==> flow/design.v <==
`timescale 1ns / 1ps
module dff(      
    input clk,  
    input rst,
    input D,     
    output reg Q
);
    always @(posedge clk) begin
        if (rst)
            Q <= 1'b0;
        else
            Q <= D;
    end
endmodule
module debouncer(
    input clk,  
    input rst,
    input btn_in, 
    output btn_out
    );
    wire Q1, Q2, Q2_bar;
    dff dff1(
        .clk (clk),
        .rst (rst),
        .D (btn_in),
        .Q (Q1)
    );
    dff dff2 (
        .clk (clk),
        .rst (rst),
        .D (Q1),
        .Q (Q2)
    );
    assign Q2_bar  = ~Q2;
    assign btn_out = Q2_bar & Q1;
endmodule
`timescale 1ns / 1ps
module select_phase(
    input clk,       
    input rst,
    input sel,       
    input [7: 0] seg,	 
    input [3: 0] an,		 
    output phase,	 
    output reg [27: 0] pships
    );
    reg [2: 0] sel_count;
    assign phase = (sel_count < 3'd4) ? 0: 1;
    reg [27: 0] guess_bit;
    always @* begin
        guess_bit = 28'd0;
        case (an)
            4'b1110: begin
                case (seg)
                    8'b11111110: guess_bit = 28'd1 << 1;
                    8'b11111101: guess_bit = 28'd1 << 0;
                    8'b11111011: guess_bit = 28'd1 << 4;
                    8'b11110111: guess_bit = 28'd1 << 3;
                    8'b11101111: guess_bit = 28'd1 << 2;
                    8'b11011111: guess_bit = 28'd1 << 6;
                    8'b10111111: guess_bit = 28'd1 << 5;
                    default: ;
                endcase
            end
            4'b1101: begin
                case (seg)
                    8'b11111110: guess_bit = 28'd1 << 8;
                    8'b11111101: guess_bit = 28'd1 << 7;
                    8'b11111011: guess_bit = 28'd1 << 11;
                    8'b11110111: guess_bit = 28'd1 << 10;
                    8'b11101111: guess_bit = 28'd1 << 9;
                    8'b11011111: guess_bit = 28'd1 << 13;
                    8'b10111111: guess_bit = 28'd1 << 12;
                    default: ;
                endcase
            end
            4'b1011: begin
                case (seg)
                    8'b11111110: guess_bit = 28'd1 << 15;
                    8'b11111101: guess_bit = 28'd1 << 14;
                    8'b11111011: guess_bit = 28'd1 << 18;
                    8'b11110111: guess_bit = 28'd1 << 17;
                    8'b11101111: guess_bit = 28'd1 << 16;
                    8'b11011111: guess_bit = 28'd1 << 20;
                    8'b10111111: guess_bit = 28'd1 << 19;
                    default: ;
                endcase
            end
            4'b0111: begin
                case (seg)
                    8'b11111110: guess_bit = 28'd1 << 22;
                    8'b11111101: guess_bit = 28'd1 << 21;
                    8'b11111011: guess_bit = 28'd1 << 25;
                    8'b11110111: guess_bit = 28'd1 << 24;
                    8'b11101111: guess_bit = 28'd1 << 23;
                    8'b11011111: guess_bit = 28'd1 << 27;
                    8'b10111111: guess_bit = 28'd1 << 26;
                    default: ;
                endcase
            end
            default: ;
        endcase      
    end
    always @ (posedge clk) begin
        if (rst) begin
            pships <= 0;
            sel_count <= 0;
        end
        else if(sel && sel_count < 4 && phase == 0) begin
            sel_count <= sel_count + 1'b1;     
            pships <= pships + guess_bit;
        end      
    end      
endmodule
`timescale 1ns / 1ps
module select(
    input clk,
    input rst,
    input phase,      
    input sel,       
    input btnU,      
    input btnD,      
    input btnR,      
    input btnL,      
    output reg [3: 0] an,
    output reg [7: 0] seg,
    output [27:0] pships,
    output [27:0] cships
    );
    always @ (posedge clk) begin
            if (rst) begin
                an <= 4'b1110;
                seg <= 8'b11111110;
            end
            else if (seg == 8'b11111110) begin
                if (btnR) begin
                    an <= (an == 4'b1110) ? 
                        4'b0111: (an >> 1'b1) | 4'd8;     
                end
                else begin
                    seg <= 
                    (btnL ? 8'b11111011:
                    btnU ? 8'b11111101: seg);
                end
            end
            else if (seg == 8'b11111101) begin
                if (btnR) begin
                    an <= (an == 4'b1110) ? 
                        4'b0111: (an >> 1'b1) | 4'd8;     
                end
                else begin
                    seg <= 
                    (btnL ? 8'b11110111:
                    btnD ? 8'b11111110: seg);
                end
            end
            else if (seg == 8'b11111011) begin
                seg <= 
                    (btnR ? 8'b11111110:
                    btnL? 8'b11011111:
                    btnU ? 8'b11110111: seg); 
            end
            else if(seg == 8'b11110111) begin
                seg <= 
                    (btnR ? 8'b11111101:
                    btnL ? 8'b10111111:
                    btnD ? 8'b11111011:
                    btnU ? 8'b11101111: seg); 
            end
            else if (seg == 8'b11101111) begin
                seg <= 
                    (btnR ? 8'b11111101:
                    btnL ? 8'b10111111:
                    btnD ? 8'b11110111: seg);
            end
            else if (seg == 8'b11011111) begin
                if (btnL) begin
                    an <= (an == 4'b0111) ?
                        4'b1110: ((an << 1) | 1'b1);     
                end
                else begin
                    seg <= 
                        (btnR ? 8'b11111011:    
                        btnU ? 8'b10111111: seg);
                end
            end
            else if (8'b10111111) begin
                if (btnL) begin 
                    an <= (an == 4'b0111) ?
                        4'b1110: ((an << 1) | 1'b1);     
                end
                else begin
                    seg <= 
                        (btnR ? 8'b11110111:
                        btnD ? 8'b11011111: seg);
                end
            end
            else begin
                seg <= seg;
            end
    end
endmodule
`timescale 1ns / 1ps
module game_phase(
    input clk,
    input sel,       
	 input sw,
	input rst,
	input phase,		 
    input [7: 0] seg,	 
    input [3: 0] an,		 
    output reg [27: 0] pships,  
    output reg [27: 0] sing_guess
    );
    reg [4: 0] sel_count;
    reg [27: 0] guess_bit;
    reg [27: 0] sing_bit;
    always @* begin
        guess_bit = 28'd0;
        sing_bit = 28'd0;
        case (an)
            4'b1110: begin
                case (seg)
                    8'b11111110: begin guess_bit = 28'd1 << 1; sing_bit = 28'd1 << 1; end
                    8'b11111101: begin guess_bit = 28'd1 << 0; sing_bit = 28'd1 << 0; end
                    8'b11111011: begin guess_bit = 28'd1 << 4; sing_bit = 28'd1 << 4; end
                    8'b11110111: begin guess_bit = 28'd1 << 3; sing_bit = 28'd1 << 3; end
                    8'b11101111: begin guess_bit = 28'd1 << 2; sing_bit = 28'd1 << 2; end
                    8'b11011111: begin guess_bit = 28'd1 << 6; sing_bit = 28'd1 << 6; end
                    8'b10111111: begin guess_bit = 28'd1 << 5; sing_bit = 28'd1 << 5; end
                    default: ;
                endcase
            end
            4'b1101: begin
                case (seg)
                    8'b11111110: begin guess_bit = 28'd1 << 8; sing_bit = 28'd1 << 5; end
                    8'b11111101: begin guess_bit = 28'd1 << 7; sing_bit = 28'd1 << 7; end
                    8'b11111011: begin guess_bit = 28'd1 << 11; sing_bit = 28'd1 << 11; end
                    8'b11110111: begin guess_bit = 28'd1 << 10; sing_bit = 28'd1 << 10; end
                    8'b11101111: begin guess_bit = 28'd1 << 9; sing_bit = 28'd1 << 9; end
                    8'b11011111: begin guess_bit = 28'd1 << 13; sing_bit = 28'd1 << 13; end
                    8'b10111111: begin guess_bit = 28'd1 << 12; sing_bit = 28'd1 << 12; end
                    default: ;
                endcase
            end
            4'b1011: begin
                case (seg)
                    8'b11111110: begin guess_bit = 28'd1 << 15; sing_bit = 28'd1 << 15; end
                    8'b11111101: begin guess_bit = 28'd1 << 14; sing_bit = 28'd1 << 14; end
                    8'b11111011: begin guess_bit = 28'd1 << 18; sing_bit = 28'd1 << 18; end
                    8'b11110111: begin guess_bit = 28'd1 << 17; sing_bit = 28'd1 << 17; end
                    8'b11101111: begin guess_bit = 28'd1 << 16; sing_bit = 28'd1 << 16; end
                    8'b11011111: begin guess_bit = 28'd1 << 20; sing_bit = 28'd1 << 20; end
                    8'b10111111: begin guess_bit = 28'd1 << 19; sing_bit = 28'd1 << 19; end
                    default: ;
                endcase
            end
            4'b0111: begin
                case (seg)
                    8'b11111110: begin guess_bit = 28'd1 << 22; sing_bit = 28'd1 << 22; end
                    8'b11111101: begin guess_bit = 28'd1 << 21; sing_bit = 28'd1 << 21; end
                    8'b11111011: begin guess_bit = 28'd1 << 25; sing_bit = 28'd1 << 25; end
                    8'b11110111: begin guess_bit = 28'd1 << 24; sing_bit = 28'd1 << 24; end
                    8'b11101111: begin guess_bit = 28'd1 << 23; sing_bit = 28'd1 << 23; end
                    8'b11011111: begin guess_bit = 28'd1 << 27; sing_bit = 28'd1 << 27; end
                    8'b10111111: begin guess_bit = 28'd1 << 26; sing_bit = 28'd1 << 26; end
                    default: ;
                endcase
            end
            default: ;
        endcase      
    end
    always @ (posedge clk) begin
		if (rst) begin
				sel_count <= 0;
				pships <= 0;
				sing_guess <= 0;
        end else if(!sw && sel && phase) begin
            sel_count <= sel_count + 1'b1;     
            if (guess_bit != 28'd0) begin
                pships <= pships | guess_bit;
                sing_guess <= sing_bit;
            end
        end      
    end      
endmodule
`timescale 1ns / 1ps
module correct_guess_counter(
    input clk,      
    input rst,
    input sel,
    input phase,
    input sw,
    input [27: 0] c_curr_guess,
    input [27: 0] p_curr_guess,
    input [27: 0] cships,
    input [27: 0] pships,
    output finish
    );
    reg [2: 0] c_correct;
    reg [2: 0] p_correct;
    assign finish = (c_correct >= 4 || p_correct >= 4);
    always @(posedge clk) begin
        if (rst) begin
            c_correct <= 0;
            p_correct <= 0;
        end
        else if(phase && sw && sel) begin 
            c_correct <= c_correct + |(pships & c_curr_guess);
        end
        else if(phase && sel && !sw) begin      
            p_correct <= p_correct + |(cships & p_curr_guess);
        end
    end
endmodule
`timescale 1ns / 1ps
module c_guess_generator
(
    input clk,       
    input rst,
	input sel,
    input sw,        
	input phase,
    output reg [27: 0] comp_guess,
    output reg [27: 0] sing_guess
);
    reg [4:0] counter;
    reg [27: 0] guess;
    always @* begin
        case (counter)
            5'd0: guess = 28'h0000020;    
            5'd1: guess = 28'h0000040;    
            5'd2: guess = 28'h0010000;    
            5'd3: guess = 28'h0400000;    
            5'd4: guess = 28'h0000004;    
            5'd5: guess = 28'h0000080;    
            5'd6: guess = 28'h0000400;    
            5'd7: guess = 28'h0000200;    
            5'd8: guess = 28'h2000000;    
            5'd9: guess = 28'h0080000;    
            5'd10: guess = 28'h4000000;    
            5'd11: guess = 28'h0004000;    
            5'd12: guess = 28'h0000010;    
            5'd13: guess = 28'h0000800;    
            5'd14: guess = 28'h0000100;    
            5'd15: guess = 28'h0000008;    
            5'd16: guess = 28'h0040000;    
            5'd17: guess = 28'h0000001;    
            5'd18: guess = 28'h0002000;    
            5'd19: guess = 28'h0001000;    
            5'd20: guess = 28'h0800000;    
            5'd21: guess = 28'h0100000;    
            5'd22: guess = 28'h0200000;    
            5'd23: guess = 28'h1000000;    
            5'd24: guess = 28'h8000000;    
            5'd25: guess = 28'h0000002;    
            5'd26: guess = 28'h0008000;    
            5'd27: guess = 28'h0020000;    
            default: guess = 28'h0000000;
        endcase
    end
    always @ (posedge clk) begin
		if (rst) begin
			  counter <= 0;
			  comp_guess <= 0;
			  sing_guess <= 0;
        end else if (sw && sel && phase && counter < 5'd28) begin         
            comp_guess <= comp_guess | guess;
            sing_guess <= guess;
            counter <= counter + 1;
        end      
    end      
endmodule
`timescale 1ns / 1ps
module vga640x480(
	input clk,		 
	input phase,			 
    input finish,
	input rst,			 
	input [27: 0] pships,		 
	input [27: 0] cships,		 
	input [27: 0] pguess,		 
	input [27: 0] cguess,		 
	output hsync,		 
	output vsync,		 
	output reg [2:0] red,	 
	output reg [2:0] green,  
	output reg [1:0] blue	 
	);
    reg [27: 0] p_guess_res;
    reg [27: 0] c_guess_res;
    parameter hpixels = 800; 
    parameter vlines = 521;  
    parameter hpulse = 96; 	 
    parameter vpulse = 2; 	 
    parameter hbp = 144; 	 
    parameter hfp = 784; 	 
    parameter vbp = 31; 		 
    parameter vfp = 511; 	 
    parameter mid_v = 271 ;	 
    parameter ship_len = 70;	 
    parameter ship_w = 20; 	 
    parameter in_ship_sep = 10;  
    parameter vf_off = 60;	 
    parameter vb_off = 60;	 
    parameter vm_off = 30;   
    parameter horiz_sep = 24 ; 	 
    parameter c_sh1_x = hfp - horiz_sep - ship_w;
    parameter c_sh1_y = vbp + vb_off;
    parameter c_sh2_x = c_sh1_x;
    parameter c_sh2_y = c_sh1_y + ship_len + in_ship_sep;
    parameter c_sh3_x = c_sh1_x - ship_len - in_ship_sep;
    parameter c_sh3_y = c_sh1_y;
    parameter c_sh4_x = c_sh3_x;
    parameter c_sh4_y = c_sh3_y + ship_len;
    parameter c_sh5_x = c_sh4_x;
    parameter c_sh5_y = c_sh4_y + (in_ship_sep + ship_len - ship_w);
    parameter c_sh6_x = c_sh3_x - ship_w - in_ship_sep;
    parameter c_sh6_y = c_sh1_y;
    parameter c_sh7_x = c_sh6_x;
    parameter c_sh7_y = c_sh6_y + ship_len + in_ship_sep;
    parameter c_sh8_x = c_sh6_x - horiz_sep - ship_w;
    parameter c_sh8_y = vbp + vb_off;
    parameter c_sh9_x = c_sh8_x;
    parameter c_sh9_y = c_sh8_y + ship_len + in_ship_sep;
    parameter c_sh10_x = c_sh8_x - ship_len - in_ship_sep;
    parameter c_sh10_y = c_sh8_y;
    parameter c_sh11_x = c_sh10_x;
    parameter c_sh11_y = c_sh10_y + ship_len;
    parameter c_sh12_x = c_sh10_x;
    parameter c_sh12_y = c_sh11_y + (in_ship_sep + ship_len - ship_w);
    parameter c_sh13_x = c_sh10_x - ship_w - in_ship_sep;
    parameter c_sh13_y = c_sh8_y;
    parameter c_sh14_x = c_sh13_x;
    parameter c_sh14_y = c_sh13_y + ship_len + in_ship_sep;
    parameter c_sh15_x = c_sh13_x - horiz_sep - ship_w;
    parameter c_sh15_y = vbp + vb_off;
    parameter c_sh16_x = c_sh15_x;
    parameter c_sh16_y = c_sh15_y + ship_len + in_ship_sep;
    parameter c_sh17_x = c_sh15_x - ship_len - in_ship_sep;
    parameter c_sh17_y = c_sh15_y;
    parameter c_sh18_x = c_sh17_x;
    parameter c_sh18_y = c_sh17_y + ship_len;
    parameter c_sh19_x = c_sh17_x;
    parameter c_sh19_y = c_sh18_y + (in_ship_sep + ship_len - ship_w);
    parameter c_sh20_x = c_sh17_x - ship_w - in_ship_sep;
    parameter c_sh20_y = c_sh15_y;
    parameter c_sh21_x = c_sh20_x;
    parameter c_sh21_y = c_sh20_y + ship_len + in_ship_sep;
    parameter c_sh22_x = c_sh20_x - horiz_sep - ship_w;
    parameter c_sh22_y = vbp + vb_off;
    parameter c_sh23_x = c_sh22_x;
    parameter c_sh23_y = c_sh22_y + ship_len + in_ship_sep;
    parameter c_sh24_x = c_sh22_x - ship_len - in_ship_sep;
    parameter c_sh24_y = c_sh22_y;
    parameter c_sh25_x = c_sh24_x;
    parameter c_sh25_y = c_sh24_y + ship_len;
    parameter c_sh26_x = c_sh24_x;
    parameter c_sh26_y = c_sh25_y + (in_ship_sep + ship_len - ship_w);
    parameter c_sh27_x = c_sh24_x - ship_w - in_ship_sep;
    parameter c_sh27_y = c_sh22_y;
    parameter c_sh28_x = c_sh27_x;
    parameter c_sh28_y = c_sh27_y + ship_len + in_ship_sep;
	parameter p_sh1_x = hfp - horiz_sep - ship_w;
	parameter p_sh1_y = mid_v + vm_off;
	parameter p_sh2_x = p_sh1_x;
	parameter p_sh2_y = p_sh1_y + ship_len + in_ship_sep;
	parameter p_sh3_x = p_sh1_x - ship_len - in_ship_sep;
	parameter p_sh3_y = p_sh1_y;
	parameter p_sh4_x = p_sh3_x;
	parameter p_sh4_y = p_sh3_y + ship_len;
	parameter p_sh5_x = p_sh4_x;
	parameter p_sh5_y = p_sh4_y + (in_ship_sep + ship_len - ship_w);
	parameter p_sh6_x = p_sh3_x - ship_w - in_ship_sep;
	parameter p_sh6_y = p_sh1_y;
	parameter p_sh7_x = p_sh6_x;
	parameter p_sh7_y = p_sh6_y + ship_len + in_ship_sep;
	parameter p_sh8_x = p_sh6_x - horiz_sep - ship_w;
	parameter p_sh8_y = mid_v + vm_off;
	parameter p_sh9_x = p_sh8_x;
	parameter p_sh9_y = p_sh8_y + ship_len + in_ship_sep;
	parameter p_sh10_x = p_sh8_x - ship_len - in_ship_sep;
	parameter p_sh10_y = p_sh8_y;
	parameter p_sh11_x = p_sh10_x;
	parameter p_sh11_y = p_sh10_y + ship_len;
	parameter p_sh12_x = p_sh10_x;
	parameter p_sh12_y = p_sh11_y + (in_ship_sep + ship_len - ship_w);
	parameter p_sh13_x = p_sh10_x - ship_w - in_ship_sep;
	parameter p_sh13_y = p_sh8_y;
	parameter p_sh14_x = p_sh13_x;
	parameter p_sh14_y = p_sh13_y + ship_len + in_ship_sep;
	parameter p_sh15_x = p_sh13_x - horiz_sep - ship_w;
	parameter p_sh15_y = mid_v + vm_off;
	parameter p_sh16_x = p_sh15_x;
	parameter p_sh16_y = p_sh15_y + ship_len + in_ship_sep;
	parameter p_sh17_x = p_sh15_x - ship_len - in_ship_sep;
	parameter p_sh17_y = p_sh15_y;
	parameter p_sh18_x = p_sh17_x;
	parameter p_sh18_y = p_sh17_y + ship_len;
	parameter p_sh19_x = p_sh17_x;
	parameter p_sh19_y = p_sh18_y + (in_ship_sep + ship_len - ship_w);
	parameter p_sh20_x = p_sh17_x - ship_w - in_ship_sep;
	parameter p_sh20_y = p_sh15_y;
	parameter p_sh21_x = p_sh20_x;
	parameter p_sh21_y = p_sh20_y + ship_len + in_ship_sep;
	parameter p_sh22_x = p_sh20_x - horiz_sep - ship_w;
	parameter p_sh22_y = mid_v + vm_off;
	parameter p_sh23_x = p_sh22_x;
	parameter p_sh23_y = p_sh22_y + ship_len + in_ship_sep;
	parameter p_sh24_x = p_sh22_x - ship_len - in_ship_sep;
	parameter p_sh24_y = p_sh22_y;
	parameter p_sh25_x = p_sh24_x;
	parameter p_sh25_y = p_sh24_y + ship_len;
	parameter p_sh26_x = p_sh24_x;
	parameter p_sh26_y = p_sh25_y + (in_ship_sep + ship_len - ship_w);
	parameter p_sh27_x = p_sh24_x - ship_w - in_ship_sep;
	parameter p_sh27_y = p_sh22_y;
	parameter p_sh28_x = p_sh27_x;
	parameter p_sh28_y = p_sh27_y + ship_len + in_ship_sep;
    reg [9:0] hc;
    reg [9:0] vc;
    always @(posedge clk)
    begin
        if (rst) begin
            hc <= 0;
            vc <= 0;
        end
        else if (hc < hpixels - 1)
            hc <= hc + 1;
        else
        begin
            hc <= 0;
            if (vc < vlines - 1)
                vc <= vc + 1;
            else
                vc <= 0;
        end
    end
    assign hsync = (hc < hpulse) ? 0:1;
    assign vsync = (vc < vpulse) ? 0:1;
    always @(posedge clk) begin
      if (rst) begin
        p_guess_res = 0;
        c_guess_res = 0;
        green = 3'b000;
        red = 3'b000;
        blue = 2'b00;
      end
      else begin
        if(phase) begin
            p_guess_res = p_guess_res | (cships & pguess);   
            c_guess_res = c_guess_res | (pships & cguess);   
        end
        if (vc >= c_sh1_y && vc < c_sh1_y + ship_len && hc >= c_sh1_x && hc < c_sh1_x + ship_w) begin
            if (phase && p_guess_res[0] && pguess[0] && !finish) begin
                green = 3'b000;
                red = 3'b111;
                blue = 2'b00;
            end
            else if (phase && !p_guess_res[0] && pguess[0] && !finish) begin
                green = 3'b000;
                red = 3'b000;
                blue = 2'b11;
            end
            else begin
                green = 3'b101;
                red = 3'b101;
                blue = 2'b10;
            end
        end
        else if (vc >= c_sh2_y && vc < c_sh2_y + ship_len && hc >= c_sh2_x && hc < c_sh2_x  + ship_w) begin
            if (phase && p_guess_res[1] && pguess[1] && !finish) begin
                green = 3'b000;
                red = 3'b111;
                blue = 2'b00;
            end
            else if (phase && !p_guess_res[1] && pguess[1] && !finish) begin
                green = 3'b000;
                red = 3'b000;
                blue = 2'b11;
            end
            else begin
                green = 3'b101;
                red = 3'b101;
                blue = 2'b10;
            end
        end
        else if (vc >= c_sh3_y && vc < c_sh3_y + ship_w && hc >= c_sh3_x && hc < c_sh3_x + ship_len) begin
            if (phase && p_guess_res[2] && pguess[2] && !finish) begin
                green = 3'b000;
                red = 3'b111;
                blue = 2'b00;
            end
            else if (phase && !p_guess_res[2] && pguess[2] && !finish) begin
                green = 3'b000;
                red = 3'b000;
                blue = 2'b11;
            end
            else begin
                green = 3'b101;
                red = 3'b101;
                blue = 2'b10;
            end
        end
        else if (vc >= c_sh4_y && vc < c_sh4_y + ship_w && hc >= c_sh4_x && hc < c_sh4_x + ship_len) begin
            if (phase && p_guess_res[3] && pguess[3] && !finish) begin
                green = 3'b000;
                red = 3'b111;
                blue = 2'b00;
            end
            else if (phase && !p_guess_res[3] && pguess[3] && !finish) begin
                green = 3'b000;
                red = 3'b000;
                blue = 2'b11;
            end
            else begin
                green = 3'b101;
                red = 3'b101;
                blue = 2'b10;
            end
        end
        else if (vc >= c_sh5_y && vc < c_sh5_y + ship_w && hc >= c_sh5_x && hc < c_sh5_x + ship_len) begin
            if (phase && p_guess_res[4] && pguess[4] && !finish) begin
                green = 3'b000;
                red = 3'b111;
                blue = 2'b00;
            end
            else if (phase && !p_guess_res[4] && pguess[4] && !finish) begin
                green = 3'b000;
                red = 3'b000;
                blue = 2'b11;
            end
            else begin
                green = 3'b101;
                red = 3'b101;
                blue = 2'b10;
            end
        end
        else if (vc >= c_sh6_y && vc < c_sh6_y + ship_len && hc >= c_sh6_x && hc < c_sh6_x + ship_w) begin
            if (phase && p_guess_res[5] && pguess[5] && !finish) begin
                green = 3'b000;
                red = 3'b111;
                blue = 2'b00;
            end
            else if (phase && !p_guess_res[5] && pguess[5] && !finish) begin
                green = 3'b000;
                red = 3'b000;
                blue = 2'b11;
            end
            else begin
                green = 3'b101;
                red = 3'b101;
                blue = 2'b10;
            end
        end
        else if (vc >= c_sh7_y && vc < c_sh7_y + ship_len && hc >= c_sh7_x && hc < c_sh7_x + ship_w) begin
            if (phase && p_guess_res[6] && pguess[6] && !finish) begin
                green = 3'b000;
                red = 3'b111;
                blue = 2'b00;
            end
            else if (phase && !p_guess_res[6] && pguess[6] && !finish) begin
                green = 3'b000;
                red = 3'b000;
                blue = 2'b11;
            end
            else begin
                green = 3'b101;
                red = 3'b101;
                blue = 2'b10;
            end
        end
        else if (vc >= c_sh8_y && vc < c_sh8_y + ship_len && hc >= c_sh8_x && hc < c_sh8_x + ship_w) begin
            if (phase && p_guess_res && pguess[7] && !finish) begin
                green = 3'b000;
                red = 3'b111;
                blue = 2'b00;
            end
            else if (phase && !p_guess_res && pguess[7] && !finish) begin
                green = 3'b000;
                red = 3'b000;
                blue = 2'b11;
            end
            else begin
                green = 3'b101;
                red = 3'b101;
                blue = 2'b10;
            end
        end
        else if (vc >= c_sh9_y && vc < c_sh9_y + ship_len && hc >= c_sh9_x && hc < c_sh9_x + ship_w) begin
            if (phase && p_guess_res[8] && pguess[8] && !finish) begin
                green = 3'b000;
                red = 3'b111;
                blue = 2'b00;
            end
            else if (phase && !p_guess_res[8] && pguess[8] && !finish) begin
                green = 3'b000;
                red = 3'b000;
                blue = 2'b11;
            end
            else begin
                green = 3'b101;
                red = 3'b101;
                blue = 2'b10;
            end
        end
        else if (vc >= c_sh10_y && vc < c_sh10_y + ship_w && hc >= c_sh10_x && hc < c_sh10_x + ship_len) begin
            if (phase && p_guess_res[9] && pguess[9] && !finish) begin
                green = 3'b000;
                red = 3'b111;
                blue = 2'b00;
            end
            else if (phase && !p_guess_res[9] && pguess[9] && !finish) begin
                green = 3'b000;
                red = 3'b000;
                blue = 2'b11;
            end
            else begin
                green = 3'b101;
                red = 3'b101;
                blue = 2'b10;
            end
        end
        else if (vc >= c_sh11_y && vc < c_sh11_y + ship_w && hc >= c_sh11_x && hc < c_sh11_x + ship_len) begin
            if (phase && p_guess_res[10] && pguess[10] && !finish) begin
                green = 3'b000;
                red = 3'b111;
                blue = 2'b00;
            end
            else if (phase && !p_guess_res[10] && pguess[10] && !finish) begin
                green = 3'b000;
                red = 3'b000;
                blue = 2'b11;
            end
            else begin
                green = 3'b101;
                red = 3'b101;
                blue = 2'b10;
            end
        end
        else if (vc >= c_sh12_y && vc < c_sh12_y + ship_w && hc >= c_sh12_x && hc < c_sh12_x + ship_len) begin
            if (phase && p_guess_res[11] && pguess[11] && !finish) begin
                green = 3'b000;
                red = 3'b111;
                blue = 2'b00;
            end
            else if (phase && !p_guess_res[11] && pguess[11] && !finish) begin
                green = 3'b000;
                red = 3'b000;
                blue = 2'b11;
            end
            else begin
                green = 3'b101;
                red = 3'b101;
                blue = 2'b10;
            end
        end
        else if (vc >= c_sh13_y && vc < c_sh13_y + ship_len && hc >= c_sh13_x && hc < c_sh13_x + ship_w) begin
            if (phase && p_guess_res[12] && pguess[12] && !finish) begin
                green = 3'b000;
                red = 3'b111;
                blue = 2'b00;
            end
            else if (phase && !p_guess_res[12] && pguess[12] && !finish) begin
                green = 3'b000;
                red = 3'b000;
                blue = 2'b11;
            end
            else begin
                green = 3'b101;
                red = 3'b101;
                blue = 2'b10;
            end
        end
        else if (vc >= c_sh14_y && vc < c_sh14_y + ship_len && hc >= c_sh14_x && hc < c_sh14_x + ship_w) begin
            if (phase && p_guess_res[13] && pguess[13] && !finish) begin
                green = 3'b000;
                red = 3'b111;
                blue = 2'b00;
            end
            else if (phase && !p_guess_res[13] && pguess[13] && !finish) begin
                green = 3'b000;
                red = 3'b000;
                blue = 2'b11;
            end
            else begin
                green = 3'b101;
                red = 3'b101;
                blue = 2'b10;
            end
        end
        else if (vc >= c_sh15_y && vc < c_sh15_y + ship_len && hc >= c_sh15_x && hc < c_sh15_x + ship_w) begin
            if (phase && p_guess_res[14] && pguess[14] && !finish) begin
                green = 3'b000;
                red = 3'b111;
                blue = 2'b00;
            end
            else if (phase && !p_guess_res[14] && pguess[14] && !finish) begin
                green = 3'b000;
                red = 3'b000;
                blue = 2'b11;
            end
            else begin
                green = 3'b101;
                red = 3'b101;
                blue = 2'b10;
            end
        end
        else if (vc >= c_sh16_y && vc < c_sh16_y + ship_len && hc >= c_sh16_x && hc < c_sh16_x + ship_w) begin
            if (phase && p_guess_res[15] && pguess[15] && !finish) begin
                green = 3'b000;
                red = 3'b111;
                blue = 2'b00;
            end
            else if (phase && !p_guess_res[15] && pguess[15] && !finish) begin
                green = 3'b000;
                red = 3'b000;
                blue = 2'b11;
            end
            else begin
                green = 3'b101;
                red = 3'b101;
                blue = 2'b10;
            end
        end
        else if (vc >= c_sh17_y && vc < c_sh17_y + ship_w && hc >= c_sh17_x && hc < c_sh17_x + ship_len) begin
            if (phase && p_guess_res[16] && pguess[16] && !finish) begin
                green = 3'b000;
                red = 3'b111;
                blue = 2'b00;
            end
            else if (phase && !p_guess_res[16] && pguess[16] && !finish) begin
                green = 3'b000;
                red = 3'b000;
                blue = 2'b11;
            end
            else begin
                green = 3'b101;
                red = 3'b101;
                blue = 2'b10;
            end
        end
        else if (vc >= c_sh18_y && vc < c_sh18_y + ship_w && hc >= c_sh18_x && hc < c_sh18_x + ship_len) begin
            if (phase && p_guess_res[17] && pguess[17] && !finish) begin
                green = 3'b000;
                red = 3'b111;
                blue = 2'b00;
            end
            else if (phase && !p_guess_res[17] && pguess[17] && !finish) begin
                green = 3'b000;
                red = 3'b000;
                blue = 2'b11;
            end
            else begin
                green = 3'b101;
                red = 3'b101;
                blue = 2'b10;
            end
        end
        else if (vc >= c_sh19_y && vc < c_sh19_y + ship_w && hc >= c_sh19_x && hc < c_sh19_x + ship_len) begin
            if (phase && p_guess_res[18] && pguess[18] && !finish) begin
                green = 3'b000;
                red = 3'b111;
                blue = 2'b00;
            end
            else if (phase && !p_guess_res[18] && pguess[18] && !finish) begin
                green = 3'b000;
                red = 3'b000;
                blue = 2'b11;
            end
            else begin
                green = 3'b101;
                red = 3'b101;
                blue = 2'b10;
            end
        end
        else if (vc >= c_sh20_y && vc < c_sh20_y + ship_len && hc >= c_sh20_x && hc < c_sh20_x + ship_w) begin
            if (phase && p_guess_res[19] && pguess[19] && !finish) begin
                green = 3'b000;
                red = 3'b111;
                blue = 2'b00;
            end
            else if (phase && !p_guess_res[19] && pguess[19] && !finish) begin
                green = 3'b000;
                red = 3'b000;
                blue = 2'b11;
            end
            else begin
                green = 3'b101;
                red = 3'b101;
                blue = 2'b10;
            end
        end
        else if (vc >= c_sh21_y && vc < c_sh21_y + ship_len && hc >= c_sh21_x && hc < c_sh21_x + ship_w) begin
            if (phase && p_guess_res[20] && pguess[20] && !finish) begin
                green = 3'b000;
                red = 3'b111;
                blue = 2'b00;
            end
            else if (phase && !p_guess_res[20] && pguess[20] && !finish) begin
                green = 3'b000;
                red = 3'b000;
                blue = 2'b11;
            end
            else begin
                green = 3'b101;
                red = 3'b101;
                blue = 2'b10;
            end
        end
        else if (vc >= c_sh22_y && vc < c_sh15_y + ship_len && hc >= c_sh22_x && hc < c_sh22_x + ship_w) begin
            if (phase && p_guess_res[21] && pguess[21] && !finish) begin
                green = 3'b000;
                red = 3'b111;
                blue = 2'b00;
            end
            else if (phase && !p_guess_res[21] && pguess[21] && !finish) begin
                green = 3'b000;
                red = 3'b000;
                blue = 2'b11;
            end
            else begin
                green = 3'b101;
                red = 3'b101;
                blue = 2'b10;
            end
        end
        else if (vc >= c_sh23_y && vc < c_sh23_y + ship_len && hc >= c_sh23_x && hc < c_sh23_x + ship_w) begin
            if (phase && p_guess_res[22] && pguess[22] && !finish) begin
                green = 3'b000;
                red = 3'b111;
                blue = 2'b00;
            end
            else if (phase && !p_guess_res[22] && pguess[22] && !finish) begin
                green = 3'b000;
                red = 3'b000;
                blue = 2'b11;
            end
            else begin
                green = 3'b101;
                red = 3'b101;
                blue = 2'b10;
            end
        end
        else if (vc >= c_sh24_y && vc < c_sh24_y + ship_w && hc >= c_sh24_x && hc < c_sh24_x + ship_len) begin
            if (phase && p_guess_res[23] && pguess[23] && !finish) begin
                green = 3'b000;
                red = 3'b111;
                blue = 2'b00;
            end
            else if (phase && !p_guess_res[23] && pguess[23] && !finish) begin
                green = 3'b000;
                red = 3'b000;
                blue = 2'b11;
            end
            else begin
                green = 3'b101;
                red = 3'b101;
                blue = 2'b10;
            end
        end
        else if (vc >= c_sh25_y && vc < c_sh25_y + ship_w && hc >= c_sh26_x && hc < c_sh26_x + ship_len) begin
            if (phase && p_guess_res[24] && pguess[24] && !finish) begin
                green = 3'b000;
                red = 3'b111;
                blue = 2'b00;
            end
            else if (phase && !p_guess_res[24] && pguess[24] && !finish) begin
                green = 3'b000;
                red = 3'b000;
                blue = 2'b11;
            end
            else begin
                green = 3'b101;
                red = 3'b101;
                blue = 2'b10;
            end
        end
        else if (vc >= c_sh26_y && vc < c_sh26_y + ship_w && hc >= c_sh26_x && hc < c_sh26_x + ship_len) begin
            if (phase && p_guess_res[25] && pguess[25] && !finish) begin
                green = 3'b000;
                red = 3'b111;
                blue = 2'b00;
            end
            else if (phase && !p_guess_res[25] && pguess[25] && !finish) begin
                green = 3'b000;
                red = 3'b000;
                blue = 2'b11;
            end
            else begin
                green = 3'b101;
                red = 3'b101;
                blue = 2'b10;
            end
        end
        else if (vc >= c_sh27_y && vc < c_sh27_y + ship_len && hc >= c_sh27_x && hc < c_sh27_x + ship_w) begin
            if (phase && p_guess_res[26] && pguess[26] && !finish) begin
                green = 3'b000;
                red = 3'b111;
                blue = 2'b00;
            end
            else if (phase && !p_guess_res[26] && pguess[26] && !finish) begin
                green = 3'b000;
                red = 3'b000;
                blue = 2'b11;
            end
            else begin
                green = 3'b101;
                red = 3'b101;
                blue = 2'b10;
            end
        end
        else if (vc >= c_sh28_y && vc < c_sh28_y + ship_len && hc >= c_sh28_x && hc < c_sh28_x + ship_w) begin
            if (phase && p_guess_res[27] && pguess[27] && !finish) begin
                green = 3'b000;
                red = 3'b111;
                blue = 2'b00;
            end
            else if (phase && !p_guess_res[27] && pguess[27] && !finish) begin
                green = 3'b000;
                red = 3'b000;
                blue = 2'b11;
            end
            else begin
                green = 3'b101;
                red = 3'b101;
                blue = 2'b10;
            end
        end
		else if (vc >= p_sh1_y && vc < p_sh1_y + ship_len && hc >= p_sh1_x && hc < p_sh1_x + ship_w) begin
				if (phase && c_guess_res[0] && cguess[0] && !finish) begin
					green = 3'b000;
					red = 3'b111;
					blue = 2'b00;
				end
				else if (pships[0] && !finish) begin
					green = 3'b111;
					red = 3'b111;
					blue = 2'b11;
				end
				else if (phase && !c_guess_res[0] && cguess[0] && !finish) begin
					green = 3'b000;
					red = 3'b000;
					blue = 2'b11;
				end
				else begin
					green = 3'b101;
					red = 3'b101;
					blue = 2'b10;
				end
		end
		else if (vc >= p_sh2_y && vc < p_sh2_y + ship_len && hc >= p_sh2_x && hc < p_sh2_x  + ship_w) begin
				if (phase && c_guess_res[1] && cguess[1] && !finish) begin
					green = 3'b000;
					red = 3'b111;
					blue = 2'b00;
				end
				else if (pships[1] && !finish) begin
					green = 3'b111;
					red = 3'b111;
					blue = 2'b11;
				end
				else if (phase && !c_guess_res[1] && cguess[1] && !finish) begin
					green = 3'b000;
					red = 3'b000;
					blue = 2'b11;
				end
				else begin
					green = 3'b101;
					red = 3'b101;
					blue = 2'b10;
				end
		end
		else if (vc >= p_sh3_y && vc < p_sh3_y + ship_w && hc >= p_sh3_x && hc < p_sh3_x + ship_len) begin
				if (phase && c_guess_res[2] && cguess[2] && !finish) begin
					green = 3'b000;
					red = 3'b111;
					blue = 2'b00;
				end
				else if (pships[2] && !finish) begin
					green = 3'b111;
					red = 3'b111;
					blue = 2'b11;
				end
				else if (phase && !c_guess_res[2] && cguess[2] && !finish) begin
					green = 3'b000;
					red = 3'b000;
					blue = 2'b11;
				end
				else begin
					green = 3'b101;
					red = 3'b101;
					blue = 2'b10;
				end
		end
		else if (vc >= p_sh4_y && vc < p_sh4_y + ship_w && hc >= p_sh4_x && hc < p_sh4_x + ship_len) begin
				if (phase && c_guess_res[3] && cguess[3] && !finish) begin
					green = 3'b000;
					red = 3'b111;
					blue = 2'b00;
				end
				else if (pships[3] && !finish) begin
					green = 3'b111;
					red = 3'b111;
					blue = 2'b11;
				end
				else if (phase && !c_guess_res[3] && cguess[3] && !finish) begin
					green = 3'b000;
					red = 3'b000;
					blue = 2'b11;
				end
				else begin
					green = 3'b101;
					red = 3'b101;
					blue = 2'b10;
				end
		end
		else if (vc >= p_sh5_y && vc < p_sh5_y + ship_w && hc >= p_sh5_x && hc < p_sh5_x + ship_len) begin
				if (phase && c_guess_res[4] && cguess[4] && !finish) begin
					green = 3'b000;
					red = 3'b111;
					blue = 2'b00;
				end
				else if (pships[4] && !finish) begin
					green = 3'b111;
					red = 3'b111;
					blue = 2'b11;
				end
				else if (phase && !c_guess_res[4] && cguess[4] && !finish) begin
					green = 3'b000;
					red = 3'b000;
					blue = 2'b11;
				end
				else begin
					green = 3'b101;
					red = 3'b101;
					blue = 2'b10;
				end
		end
		else if (vc >= p_sh6_y && vc < p_sh6_y + ship_len && hc >= p_sh6_x && hc < p_sh6_x + ship_w) begin
				if (phase && c_guess_res[5] && cguess[5] && !finish) begin
					green = 3'b000;
					red = 3'b111;
					blue = 2'b00;
				end
				else if (pships[5] && !finish) begin
					green = 3'b111;
					red = 3'b111;
					blue = 2'b11;
				end
				else if (phase && !c_guess_res[5] && cguess[5] && !finish) begin
					green = 3'b000;
					red = 3'b000;
					blue = 2'b11;
				end
				else begin
					green = 3'b101;
					red = 3'b101;
					blue = 2'b10;
				end
		end
		else if (vc >= p_sh7_y && vc < p_sh7_y + ship_len && hc >= p_sh7_x && hc < p_sh7_x + ship_w) begin
				if (phase && c_guess_res[6] && cguess[6] && !finish) begin
					green = 3'b000;
					red = 3'b111;
					blue = 2'b00;
				end
				else if (pships[6] && !finish) begin
					green = 3'b111;
					red = 3'b111;
					blue = 2'b11;
				end
				else if (phase && !c_guess_res[6] && cguess[6] && !finish) begin
					green = 3'b000;
					red = 3'b000;
					blue = 2'b11;
				end
				else begin
					green = 3'b101;
					red = 3'b101;
					blue = 2'b10;
				end
		end
		else if (vc >= p_sh8_y && vc < p_sh8_y + ship_len && hc >= p_sh8_x && hc < p_sh8_x + ship_w) begin
				if (phase && c_guess_res[7] && cguess[7] && !finish) begin
					green = 3'b000;
					red = 3'b111;
					blue = 2'b00;
				end
				else if (pships[7] && !finish) begin
					green = 3'b111;
					red = 3'b111;
					blue = 2'b11;
				end
				else if (phase && !c_guess_res[7] && cguess[7] && !finish) begin
					green = 3'b000;
					red = 3'b000;
					blue = 2'b11;
				end
				else begin
					green = 3'b101;
					red = 3'b101;
					blue = 2'b10;
				end
		end
		else if (vc >= p_sh9_y && vc < p_sh9_y + ship_len && hc >= p_sh9_x && hc < p_sh9_x + ship_w) begin
				if (phase && c_guess_res[8] && cguess[8] && !finish) begin
					green = 3'b000;
					red = 3'b111;
					blue = 2'b00;
				end
				else if (pships[8] && !finish) begin
					green = 3'b111;
					red = 3'b111;
					blue = 2'b11;
				end
				else if (phase && !c_guess_res[8] && cguess[8] && !finish) begin
					green = 3'b000;
					red = 3'b000;
					blue = 2'b11;
				end
				else begin
					green = 3'b101;
					red = 3'b101;
					blue = 2'b10;
				end
		end
		else if (vc >= p_sh10_y && vc < p_sh10_y + ship_w && hc >= p_sh10_x && hc < p_sh10_x + ship_len) begin
				if (phase && c_guess_res[9] && cguess[9] && !finish) begin
					green = 3'b000;
					red = 3'b111;
					blue = 2'b00;
				end
				else if (pships[9] && !finish) begin
					green = 3'b111;
					red = 3'b111;
					blue = 2'b11;
				end
				else if (phase && !c_guess_res[9] && cguess[9] && !finish) begin
					green = 3'b000;
					red = 3'b000;
					blue = 2'b11;
				end
				else begin
					green = 3'b101;
					red = 3'b101;
					blue = 2'b10;
				end
		end
		else if (vc >= p_sh11_y && vc < p_sh11_y + ship_w && hc >= p_sh11_x && hc < p_sh11_x + ship_len) begin
				if (phase && c_guess_res[10] && cguess[10] && !finish) begin
					green = 3'b000;
					red = 3'b111;
					blue = 2'b00;
				end
				else if (pships[10] && !finish) begin
					green = 3'b111;
					red = 3'b111;
					blue = 2'b11;
				end
				else if (phase && !c_guess_res[10] && cguess[10] && !finish) begin
					green = 3'b000;
					red = 3'b000;
					blue = 2'b11;
				end
				else begin
					green = 3'b101;
					red = 3'b101;
					blue = 2'b10;
				end
		end
		else if (vc >= p_sh12_y && vc < p_sh12_y + ship_w && hc >= p_sh12_x && hc < p_sh12_x + ship_len) begin
				if (phase && c_guess_res[11] && cguess[11] && !finish) begin
					green = 3'b000;
					red = 3'b111;
					blue = 2'b00;
				end
				else if (pships[11] && !finish) begin
					green = 3'b111;
					red = 3'b111;
					blue = 2'b11;
				end
				else if (phase && !c_guess_res[11] && cguess[11] && !finish) begin
					green = 3'b000;
					red = 3'b000;
					blue = 2'b11;
				end
				else begin
					green = 3'b101;
					red = 3'b101;
					blue = 2'b10;
				end
		end
		else if (vc >= p_sh13_y && vc < p_sh13_y + ship_len && hc >= p_sh13_x && hc < p_sh13_x + ship_w) begin
				if (phase && c_guess_res[12] && cguess[12] && !finish) begin
					green = 3'b000;
					red = 3'b111;
					blue = 2'b00;
				end
				else if (pships[12] && !finish) begin
					green = 3'b111;
					red = 3'b111;
					blue = 2'b11;
				end
				else if (phase && !c_guess_res[12] && cguess[12] && !finish) begin
					green = 3'b000;
					red = 3'b000;
					blue = 2'b11;
				end
				else begin
					green = 3'b101;
					red = 3'b101;
					blue = 2'b10;
				end
		end
		else if (vc >= p_sh14_y && vc < p_sh14_y + ship_len && hc >= p_sh14_x && hc < p_sh14_x + ship_w) begin
				if (phase && c_guess_res[13] && cguess[13] && !finish) begin
					green = 3'b000;
					red = 3'b111;
					blue = 2'b00;
				end
				else if (pships[13] && !finish) begin
					green = 3'b111;
					red = 3'b111;
					blue = 2'b11;
				end
				else if (phase && !c_guess_res[13] && cguess[13] && !finish) begin
					green = 3'b000;
					red = 3'b000;
					blue = 2'b11;
				end
				else begin
					green = 3'b101;
					red = 3'b101;
					blue = 2'b10;
				end
		end
		else if (vc >= p_sh15_y && vc < p_sh15_y + ship_len && hc >= p_sh15_x && hc < p_sh15_x + ship_w) begin
				if (phase && c_guess_res[14] && cguess[14] && !finish) begin
					green = 3'b000;
					red = 3'b111;
					blue = 2'b00;
				end
				else if (pships[14] && !finish) begin
					green = 3'b111;
					red = 3'b111;
					blue = 2'b11;
				end
				else if (phase && !c_guess_res[14] && cguess[14] && !finish) begin
					green = 3'b000;
					red = 3'b000;
					blue = 2'b11;
				end
				else begin
					green = 3'b101;
					red = 3'b101;
					blue = 2'b10;
				end
		end
		else if (vc >= p_sh16_y && vc < p_sh16_y + ship_len && hc >= p_sh16_x && hc < p_sh16_x + ship_w) begin
				if (phase && c_guess_res[15] && cguess[15] && !finish) begin
					green = 3'b000;
					red = 3'b111;
					blue = 2'b00;
				end
				else if (pships[15] && !finish) begin
					green = 3'b111;
					red = 3'b111;
					blue = 2'b11;
				end
				else if (phase && !c_guess_res[15] && cguess[15] && !finish) begin
					green = 3'b000;
					red = 3'b000;
					blue = 2'b11;
				end
				else begin
					green = 3'b101;
					red = 3'b101;
					blue = 2'b10;
				end
		end
		else if (vc >= p_sh17_y && vc < p_sh17_y + ship_w && hc >= p_sh17_x && hc < p_sh17_x + ship_len) begin
				if (phase && c_guess_res[16] && cguess[16] && !finish) begin
					green = 3'b000;
					red = 3'b111;
					blue = 2'b00;
				end
				else if (pships[16] && !finish) begin
					green = 3'b111;
					red = 3'b111;
					blue = 2'b11;
				end
				else if (phase && !c_guess_res[16] && cguess[16] && !finish) begin
					green = 3'b000;
					red = 3'b000;
					blue = 2'b11;
				end
				else begin
					green = 3'b101;
					red = 3'b101;
					blue = 2'b10;
				end
		end
		else if (vc >= p_sh18_y && vc < p_sh18_y + ship_w && hc >= p_sh18_x && hc < p_sh18_x + ship_len) begin
				if (phase && c_guess_res[17] && cguess[17] && !finish) begin
					green = 3'b000;
					red = 3'b111;
					blue = 2'b00;
				end
				else if (pships[17] && !finish) begin
					green = 3'b111;
					red = 3'b111;
					blue = 2'b11;
				end
				else if (phase && !c_guess_res[17] && cguess[17] && !finish) begin
					green = 3'b000;
					red = 3'b000;
					blue = 2'b11;
				end
				else begin
					green = 3'b101;
					red = 3'b101;
					blue = 2'b10;
				end
		end
		else if (vc >= p_sh19_y && vc < p_sh19_y + ship_w && hc >= p_sh19_x && hc < p_sh19_x + ship_len) begin
				if (phase && c_guess_res[18] && cguess[18] && !finish) begin
					green = 3'b000;
					red = 3'b111;
					blue = 2'b00;
				end
				else if (pships[18] && !finish) begin
					green = 3'b111;
					red = 3'b111;
					blue = 2'b11;
				end
				else if (phase && !c_guess_res[18] && cguess[18] && !finish) begin
					green = 3'b000;
					red = 3'b000;
					blue = 2'b11;
				end
				else begin
					green = 3'b101;
					red = 3'b101;
					blue = 2'b10;
				end
		end
		else if (vc >= p_sh20_y && vc < p_sh20_y + ship_len && hc >= p_sh20_x && hc < p_sh20_x + ship_w) begin
				if (phase && c_guess_res[19] && cguess[19] && !finish) begin
					green = 3'b000;
					red = 3'b111;
					blue = 2'b00;
				end
				else if (pships[19] && !finish) begin
					green = 3'b111;
					red = 3'b111;
					blue = 2'b11;
				end
				else if (phase && !c_guess_res[19] && cguess[19] && !finish) begin
					green = 3'b000;
					red = 3'b000;
					blue = 2'b11;
				end
				else begin
					green = 3'b101;
					red = 3'b101;
					blue = 2'b10;
				end
		end
		else if (vc >= p_sh21_y && vc < p_sh21_y + ship_len && hc >= p_sh21_x && hc < p_sh21_x + ship_w) begin
				if (phase && c_guess_res[20] && cguess[20] && !finish) begin
					green = 3'b000;
					red = 3'b111;
					blue = 2'b00;
				end
				else if (pships[20] && !finish) begin
					green = 3'b111;
					red = 3'b111;
					blue = 2'b11;
				end
				else if (phase && !c_guess_res[20] && cguess[20] && !finish) begin
					green = 3'b000;
					red = 3'b000;
					blue = 2'b11;
				end
				else begin
					green = 3'b101;
					red = 3'b101;
					blue = 2'b10;
				end
		end
		else if (vc >= p_sh22_y && vc < p_sh15_y + ship_len && hc >= p_sh22_x && hc < p_sh22_x + ship_w) begin
				if (phase && c_guess_res[21] && cguess[21] && !finish) begin
					green = 3'b000;
					red = 3'b111;
					blue = 2'b00;
				end
				else if (pships[21] && !finish) begin
					green = 3'b111;
					red = 3'b111;
					blue = 2'b11;
				end
				else if (phase && !c_guess_res[21] && cguess[21] && !finish) begin
					green = 3'b000;
					red = 3'b000;
					blue = 2'b11;
				end
				else begin
					green = 3'b101;
					red = 3'b101;
					blue = 2'b10;
				end
		end
		else if (vc >= p_sh23_y && vc < p_sh23_y + ship_len && hc >= p_sh23_x && hc < p_sh23_x + ship_w) begin
				if (phase && c_guess_res[22] && cguess[22] && !finish) begin
					green = 3'b000;
					red = 3'b111;
					blue = 2'b00;
				end
				else if (pships[22] && !finish) begin
					green = 3'b111;
					red = 3'b111;
					blue = 2'b11;
				end
				else if (phase && !c_guess_res[22] && cguess[22] && !finish) begin
					green = 3'b000;
					red = 3'b000;
					blue = 2'b11;
				end
				else begin
					green = 3'b101;
					red = 3'b101;
					blue = 2'b10;
				end
		end
		else if (vc >= p_sh24_y && vc < p_sh24_y + ship_w && hc >= p_sh24_x && hc < p_sh24_x + ship_len) begin
				if (phase && c_guess_res[23] && cguess[23] && !finish) begin
					green = 3'b000;
					red = 3'b111;
					blue = 2'b00;
				end
				else if (pships[23] && !finish) begin
					green = 3'b111;
					red = 3'b111;
					blue = 2'b11;
				end
				else if (phase && !c_guess_res[23] && cguess[23] && !finish) begin
					green = 3'b000;
					red = 3'b000;
					blue = 2'b11;
				end
				else begin
					green = 3'b101;
					red = 3'b101;
					blue = 2'b10;
				end
		end
		else if (vc >= p_sh25_y && vc < p_sh25_y + ship_w && hc >= p_sh26_x && hc < p_sh26_x + ship_len) begin
				if (phase && c_guess_res[24] && cguess[24] && !finish) begin
					green = 3'b000;
					red = 3'b111;
					blue = 2'b00;
				end
				else if (pships[24] && !finish) begin
					green = 3'b111;
					red = 3'b111;
					blue = 2'b11;
				end
				else if (phase && !c_guess_res[24] && cguess[24] && !finish) begin
					green = 3'b000;
					red = 3'b000;
					blue = 2'b11;
				end
				else begin
					green = 3'b101;
					red = 3'b101;
					blue = 2'b10;
				end
		end
		else if (vc >= p_sh26_y && vc < p_sh26_y + ship_w && hc >= p_sh26_x && hc < p_sh26_x + ship_len) begin
				if (phase && c_guess_res[25] && cguess[25] && !finish) begin
					green = 3'b000;
					red = 3'b111;
					blue = 2'b00;
				end
				else if (pships[25] && !finish) begin
					green = 3'b111;
					red = 3'b111;
					blue = 2'b11;
				end
				else if (phase && !c_guess_res[25] && cguess[25] && !finish) begin
					green = 3'b000;
					red = 3'b000;
					blue = 2'b11;
				end
				else begin
					green = 3'b101;
					red = 3'b101;
					blue = 2'b10;
				end
		end
		else if (vc >= p_sh27_y && vc < p_sh27_y + ship_len && hc >= p_sh27_x && hc < p_sh27_x + ship_w) begin
				if (phase && c_guess_res[26] && cguess[26] && !finish) begin
					green = 3'b000;
					red = 3'b111;
					blue = 2'b00;
				end
				else if (pships[26] && !finish) begin
					green = 3'b111;
					red = 3'b111;
					blue = 2'b11;
				end
				else if (phase && !c_guess_res[26] && cguess[26] && !finish) begin
					green = 3'b000;
					red = 3'b000;
					blue = 2'b11;
				end
				else begin
					green = 3'b101;
					red = 3'b101;
					blue = 2'b10;
				end
		end
		else if (vc >= p_sh28_y && vc < p_sh28_y + ship_len && hc >= p_sh28_x && hc < p_sh28_x + ship_w) begin
				if (phase && c_guess_res[27] && cguess[27] && !finish) begin
					green = 3'b000;
					red = 3'b111;
					blue = 2'b00;
				end
				else if (pships[27] && !finish) begin
					green = 3'b111;
					red = 3'b111;
					blue = 2'b11;
				end
				else if (phase && !c_guess_res[27] && cguess[27] && !finish) begin
					green = 3'b000;
					red = 3'b000;
					blue = 2'b11;
				end
				else begin
					green = 3'b101;
					red = 3'b101;
					blue = 2'b10;
				end
		end
        else begin
            green = 3'b000;
            red = 3'b000;
            blue = 2'b00;
        end
      end
    end
endmodule
`timescale 1ns / 1ps
module battle_ship(
      input wire clk,			 
      input wire clr,
      input wire btnU,
      input wire btnD,
      input wire btnR,
      input wire btnL,
      input wire sel,
	    input sw,
      output wire [2:0] red,	 
      output wire [2:0] green,   
      output wire [1:0] blue,	     
      output wire [3:0] an,
      output wire [7:0] seg,
      output wire hsync,		 
      output wire vsync			 
	);
	wire clock_4Hz = clk;
	wire clock_25Mhz = clk;
	wire turn;
	wire phase;
  wire finish;
	wire [27: 0] pships;
	wire [27: 0] cships;
  wire [27: 0] c_curr_guess;
  wire [27: 0] p_curr_guess;
	assign cships = 28'b1000000100010000000000010000;
	wire db_btnR;
	wire db_btnL;
	wire db_btnU;
	wire db_btnD;
	wire db_btnSel;
	wire db_btnRst;
	debouncer db_r(
    .clk (clock_4Hz),
		.rst (clr),
    .btn_in (btnR),
    .btn_out (db_btnR)
	);
	debouncer db_l(
		.clk (clock_4Hz),
		.rst (clr),
		.btn_in (btnL),
		.btn_out (db_btnL)
	);
	debouncer db_u(
		.clk (clock_4Hz),
		.rst (clr),
		.btn_in (btnU),
		.btn_out (db_btnU)
	);
	debouncer db_d(
		.clk (clock_4Hz),
		.rst (clr),
		.btn_in (btnD),
		.btn_out (db_btnD)
	);
	debouncer db_sel(
		.clk (clock_4Hz),
		.rst (clr),
		.btn_in (sel),
		.btn_out (db_btnSel)
	);
	assign db_btnRst = clr;
	wire [27:0] cguess;
	wire [27:0] pguess;
	vga640x480 myDisplay(
		.clk(clock_25Mhz),
		.rst(clr),
		.phase(phase),
    .finish (finish),
		.cships(cships),
		.pships(pships),
		.hsync(hsync),
		.vsync(vsync),
		.cguess(cguess),
		.pguess(pguess),
		.red(red),
		.green(green),
		.blue(blue)
	);
	select_phase confirm_select(
		.clk (clock_4Hz),
		.rst (clr),
		.sel (db_btnSel),
		.seg (seg),
		.an (an),
		.phase (phase),
		.pships (pships)
	);
	select mySelections(
		.clk (clock_4Hz),
		.rst (db_btnRst),     	 
		.phase (phase),   		 
		.sel  (db_btnSel),     	 
		.btnU (db_btnU),
		.btnR (db_btnR),
		.btnL (db_btnL),
		.btnD (db_btnD),
		.seg (seg),
		.an (an)
	);
  correct_guess_counter correct_guesses(
      .clk (clock_4Hz),
      .rst (clr),
      .sel (db_btnSel),
      .phase(phase),
      .sw (sw),
      .c_curr_guess (c_curr_guess),
      .p_curr_guess (p_curr_guess),
      .cships (cships),
      .pships (pships),
      .finish (finish)
  ); 
	game_phase myGame(     
		.clk (clock_4Hz),
		.sel (db_btnSel),    
		.rst (db_btnRst),
		.phase (phase),	
		.sw (sw),
		.seg (seg),
		.an (an),
		.pships (pguess),     
    .sing_guess (p_curr_guess)     
	);
	c_guess_generator cguesses
	(
		 .clk (clock_4Hz),
		 .sel (db_btnSel),          
		 .rst (db_btnRst),
		 .sw (sw),
		 .phase (phase),
		 .comp_guess (cguess),
     .sing_guess (c_curr_guess)    
	);
endmodule
# Tool chain data of battle_ship
# Tool output for the design above, in the order of the flow.
# Line numbers count from 1 in the design file above.
# Operators: Yosys type, input widths -> output width; for muxes data width and select width s.
# Cell names lack the library's common part.
# The mark n/a stands for no value.
dict set report design {
  design {battle_ship}
  clock_port {clk}
  lib {sky130hd}
  corner {tt_025C_1v80}
}

# Word level
# Counts by Yosys on the flattened word-level netlist (proc, flatten, opt, wreduce; memories kept). Print and check cells are left out.
# Memory sizes are those after Yosys's memory passes, which may raise the word count (mostly to a power of two), join words into wider ones and drop unused or constant bits.
dict set report word_totals {
  ff_bits 260
  rom_bits 896
  clocked_rd_ports_x_width 28
  mem_count 1
  in_bits 8
  output_inout_bits 22
}
# name words width rd write_ports line_no
set memory_table {}
lappend memory_table {{(no name shown)} 32 28 1 0 330} ;# case (counter)
dict set report classes {
  n_addsub 7
  compare 49
  equal 23
  muxes 558
  n_logic 19
  n_reduce_logical 566
}
# cell count
set op_table {}
lappend op_table {{$mux 3} 308}
lappend op_table {{$logic_and 1x1->1} 496}
lappend op_table {{$mux 2} 140}
lappend op_table {{$pmux 28 s4} 2}
lappend op_table {{$mux 8} 28}
lappend op_table {{$pmux 28 s7} 1}
lappend op_table {{$pmux 14 s7} 2}
lappend op_table {{$pmux 21 s7} 1}
lappend op_table {{$or 28x28->28} 4}
lappend op_table {{$mux 28} 4}
lappend op_table {{$ge 10x9->1 const B} 10}
lappend op_table {{$lt 10x9->1 const B} 10}
lappend op_table {{$lt 10x10->1 const B} 7}
lappend op_table {{$mux 1} 59}
lappend op_table {{$logic_not 1->1} 57}
lappend op_table {{$and 28x28->28} 2}
lappend op_table {{$eq 8x8->1 const B} 7}
lappend op_table {{$ge 10x8->1 const B} 5}
lappend op_table {{$pmux 7 s7} 1}
lappend op_table {{$ge 10x10->1 const B} 4}
lappend op_table {{$lt 10x8->1 const B} 4}
lappend op_table {{$mux 4} 9}
lappend op_table {{$logic_and 1x28->1} 1}
lappend op_table {{$add 28x28->28} 1}
lappend op_table {{$logic_not 28->1} 1}
lappend op_table {{$reduce_bool 28->1} 1}
lappend op_table {{$reduce_or 28->1} 1}
lappend op_table {{$add 10x1->10 const B} 2}
# Other operator kinds: 30; their cells: 54.

# Logic depth
# Longest topological path by Yosys (ltp), each cell counted once; first at word level (registers and memories cut), then after technology mapping (sequential cells cut; the memories' decode and read muxes count).
dict set report logic_depth {
  word_depth 67
  abc_area 0
  depth_mapped 21
  ltp_nobuf 20
}

# Mapped cells and area
# Yosys stat after the flow's synthesis: flattened, memories mapped to cells. It holds for the ABC_AREA given above (unset counts as 0); a run with the other value may have another netlist.
# cell_type count type_area_um2
set types {}
lappend types {dfxtp_1 237 4744.55}
lappend types {nor2_1 307 1.15E+03}
lappend types {a21oi_1 192 960.922}
lappend types {nand2_1 220 825.792}
lappend types {ha_1 38 475.456}
lappend types {a31oi_1 66 412.896}
lappend types {o21ai_0 72 360.346}
lappend types {nand3_1 63 315.302}
lappend types {nor3_1 46 230.221}
lappend types {clkbuf_1 60 225.216}
lappend types {xnor2_1 24 210.202}
lappend types {nand4_1 28 175.168}
lappend types {buf_6 15 168.912}
lappend types {o22ai_1 26 162.656}
lappend types {nor2b_1 22 137.632}
lappend types {and3_1 20 125.12}
lappend types {xor2_1 14 122.618}
lappend types {a22oi_1 15 112.608}
# Not listed: further types 85, cells in them 383.
dict set report synth_totals {
  mapped_cells 1848
  yosys_area_um2 13879.6
  seq_area_um2 4744.6
  flip_flops 237
  buffers 111
}
# The figures by module come from a second, unflattened synthesis with its own total; it is not the netlist above.
dict set report unflattened {
  cells_unflattened 2413
  area_unflattened_um2 18526.5
}
# Rows give one instance, submodules left out.
# mod instances cells area_um2 mod_seq_area_um2
set by_module {}
lappend by_module {vga640x480 1 1168 7861.3 1641.6}
lappend by_module {c_guess_generator 1 334 3051.7 1781.7}
lappend by_module {select_phase 1 385 2825.2 620.6}
lappend by_module {game_phase 1 241 2357.3 1101.1}
lappend by_module {select 1 193 1452.6 220.2}
lappend by_module {correct_guess_counter 1 65 564.3 120.1}
lappend by_module {dff 10 2 33.8 20.0}
lappend by_module {debouncer 5 1 13.8 0.0}
lappend by_module {battle_ship 1 2 7.5 0.0}

# Worst setup path after synthesis
# Path of least setup slack by OpenSTA after synthesis, without wires, with an ideal clock, recovery checks aside; 20% of the period is set as input and as output delay. Where synthesis merged equal registers, the netlist keeps one of their names.
dict set report synth_timing {
  path_type {register to register}
  from {reg mySelections.seg[3]}
  to {reg confirm_select.pships[27]}
  tclk_ps 10000
  setup_time_ps 70
  t_first_pin_ps 0
  t_arrival_ps 3761
  setup_slack_ps 6169
  delay_ps 3831
  driving_pins 20
  n_path_buf 1
  period_less_setup_slack_ps 3831
}
# "delay_ps" is the arrival time less input delay plus setup time.
# "driving_pins" counts driving pins, that of a launching flip-flop among them; a cell with two outputs on the path counts twice.
# "period_less_setup_slack_ps" is the clock period less the worst setup slack; recovery checks do not enter. This is arithmetic on one report: input and output delays are still those of the set period (20% each).
# The rows between start and end are the longest chain of elaborated cells between them; the timing report does not say that the signal goes this way. Where chains are equally long, one stands for them.
# A line is the first line of the expression or statement that the cell stems from. Yosys adds cells for indexed reads and writes and turns some case tables into memories.
# At most two assigning lines are given for a register; there are more.
dict set report synth_between {
  path_cell_list {dfxtp_1 > clkbuf_1 > nand4_1 > inv_1 > and2_1 > nand3b_1 > nor2_1 > ha_1 > a211oi_1 > o21a_1 > or3_1 > a31oi_1 > a2bb2oi_2 > a41oi_1 > a21oi_1 > nand4_1 > and4b_1 > xor2_1 > or3_1 > a21oi_1}
  elab_chain_len 4
  cone_cells 13
  cone_classes {1 x add/sub; 7 x eq/ne; 5 x mux}
}
# item line_no
set synth_lines {}
lappend synth_lines {{start, declared} 126} ;# output reg [7: 0] seg,
lappend synth_lines {{start, assigned} 141} ;# seg <=
lappend synth_lines {{start, assigned} 152} ;# seg <=
lappend synth_lines {{$eq 8x8->1} 90} ;# case (seg)
lappend synth_lines {{$pmux 28 s7} 90}
lappend synth_lines {{$pmux 28 s4} 52} ;# case (an)
lappend synth_lines {{$add 28x28->28} 111} ;# pships <= pships + guess_bit;
lappend synth_lines {{end, assigned} 106} ;# pships <= 0;
lappend synth_lines {{end, assigned} 111}
lappend synth_lines {{end, declared} 45} ;# output reg [27: 0] pships

# Path in the finished layout
# From the final timing report of job 1: the path of least setup slack in the routed layout; clock arrival at registers is part of the times.
# The report prints the path's times to 10 ps; the period is as set.
dict set report layout_timing {
  path_type {input to register}
  from {in sw}
  to {reg (no name shown)}
  tclk_ps 10000
  input_delay_ps 2000
  setup_time_ps 70
  t_first_pin_ps 2000
  t_arrival_ps 5140
  setup_slack_ps 5340
  driving_pins 8
  n_path_buf 1
}
# The rows between start and end are the longest chain of elaborated cells between them; the timing report does not say that the signal goes this way. Where chains are equally long, one stands for them.
dict set report layout_between {
  path_cell_list {clkdlybuf4s50_1 > and3_1 > and2_2 > nand4_1 > xor2_1 > nor2_1 > or4_1 > nor2_1}
  elab_chain_len 5
  cone_cells 5
  lines_between 1
  cone_classes {2 x mux; 3 x reduce/logical}
}
# item line_no
set layout_lines {}
lappend layout_lines {{start, declared} 1663} ;# input sw,
lappend layout_lines {{$logic_and 1x1->1 x3} 367} ;# end else if (sw && sel && phase && counter < 5'd28) begin
lappend layout_lines {{$mux 5 x2} n/a}

; battle_ship through Yosys and OpenROAD on sky130hd: 5 stored runs, unordered, with their settings and measured results. The constraints put input and output delay at 20% of the set period each and load the outputs with 0.01 pF.
; "period_reached_ps": clock period set for the run, less the worst setup slack. It is reckoned from that one timing run; input and output delays stay at 20% of the period that was set.
; "worst_setup_path_time_ps" = time allowed to the worst setup path (clock period - input delay - output delay, where it has them) - its slack; a late launch clock adds to it, a late capture clock takes from it.
; "final_power_uw" rests on the timing tool's default activity at the inputs, not on a simulated workload.
; "worst_setup_path_time_ps" is given in steps of 10 ps.

[job 1: settings]
CORE_MARGIN = 9
GPL_ROUTABILITY_DRIVEN = 0
period_ns = 10.0
CAP_MARGIN = 20
CORE_UTILIZATION = 40
SLEW_MARGIN = 20
[job 1: results]
post_route_stdcell_area_um2 = 15305.9
timing.hold.ws_ps = 445
final_power_uw = 2428
tns_setup_ps = 0
period_reached_ps = 4657
fin_util_frac = 0.452
worst_setup_path_time_ps = 2660
worst_path_kind = input to register
worst_setup_slack_ps = 5343
yosys.chip_area_um2 = 13879.6
die_footprint_um2 = 41728.3

[job 2: settings]
CAP_MARGIN = 0
CORE_ASPECT_RATIO = 0.64
CORE_MARGIN = 9
CORE_UTILIZATION = 19
CTS_CLUSTER_SIZE = 91
GPL_ROUTABILITY_DRIVEN = 0
MAX_ROUTING_LAYER = met4
TNS_END_PERCENT = 75
period_ns = 10.0
SLEW_MARGIN = 20
[job 2: results]
worst_setup_slack_ps = 5381
period_reached_ps = 4619
tns_setup_ps = 0
fin_util_frac = 0.22
yosys.chip_area_um2 = 13879.6
die_footprint_um2 = 83346.0
final_power_uw = 2276
worst_setup_path_time_ps = 4620
worst_path_kind = register to register
post_route_stdcell_area_um2 = 15743.8
timing.hold.ws_ps = 458

[job 3: settings]
ABC_AREA = 0
CAP_MARGIN = 5
CORE_ASPECT_RATIO = 1.85
CORE_UTILIZATION = 31
CTS_CLUSTER_DIAMETER = 293
CTS_CLUSTER_SIZE = 58
GPL_ROUTABILITY_DRIVEN = 0
GPL_TIMING_DRIVEN = 1
HOLD_SLACK_MARGIN = -0.01
MAX_ROUTING_LAYER = met5
PLACE_DENSITY_LB_ADDON = 0.3
TNS_END_PERCENT = 70
period_ns = 4.84
CORE_MARGIN = 2
SLEW_MARGIN = 20
[job 3: results]
timing.hold.ws_ps = 441
period_reached_ps = 4442
worst_setup_slack_ps = 398
yosys.chip_area_um2 = 13879.6
worst_setup_path_time_ps = 4440
worst_path_kind = register to register
post_route_stdcell_area_um2 = 14974.4
tns_setup_ps = 0
final_power_uw = 3699
fin_util_frac = 0.338
die_footprint_um2 = 46562.5

[job 4: settings]
period_ns = 3.92
CAP_MARGIN = 20
CORE_MARGIN = 2
CORE_UTILIZATION = 40
SLEW_MARGIN = 20
[job 4: results]
fin_util_frac = 0.474
final_power_uw = 5906
die_footprint_um2 = 36204.6
tns_setup_ps = 0
yosys.chip_area_um2 = 13879.6
period_reached_ps = 3823
post_route_stdcell_area_um2 = 16301.9
worst_setup_path_time_ps = 3820
worst_path_kind = register to register
timing.hold.ws_ps = 441
worst_setup_slack_ps = 97

[job 5: settings]
ABC_AREA = 1
CAP_MARGIN = 35
CORE_ASPECT_RATIO = 1.54
CTS_CLUSTER_SIZE = 88
GPL_ROUTABILITY_DRIVEN = 0
GPL_TIMING_DRIVEN = 0
PLACE_DENSITY_LB_ADDON = 0.3
TNS_END_PERCENT = 70
period_ns = 10.0
CORE_MARGIN = 2
CORE_UTILIZATION = 40
SLEW_MARGIN = 20
[job 5: results]
tns_setup_ps = 0
period_reached_ps = 6661
timing.hold.ws_ps = 432
die_footprint_um2 = 36204.8
final_power_uw = 2216
worst_setup_slack_ps = 3339
worst_setup_path_time_ps = 6660
worst_path_kind = register to register
fin_util_frac = 0.453
post_route_stdcell_area_um2 = 15487.4
yosys.chip_area_um2 = 13865.8
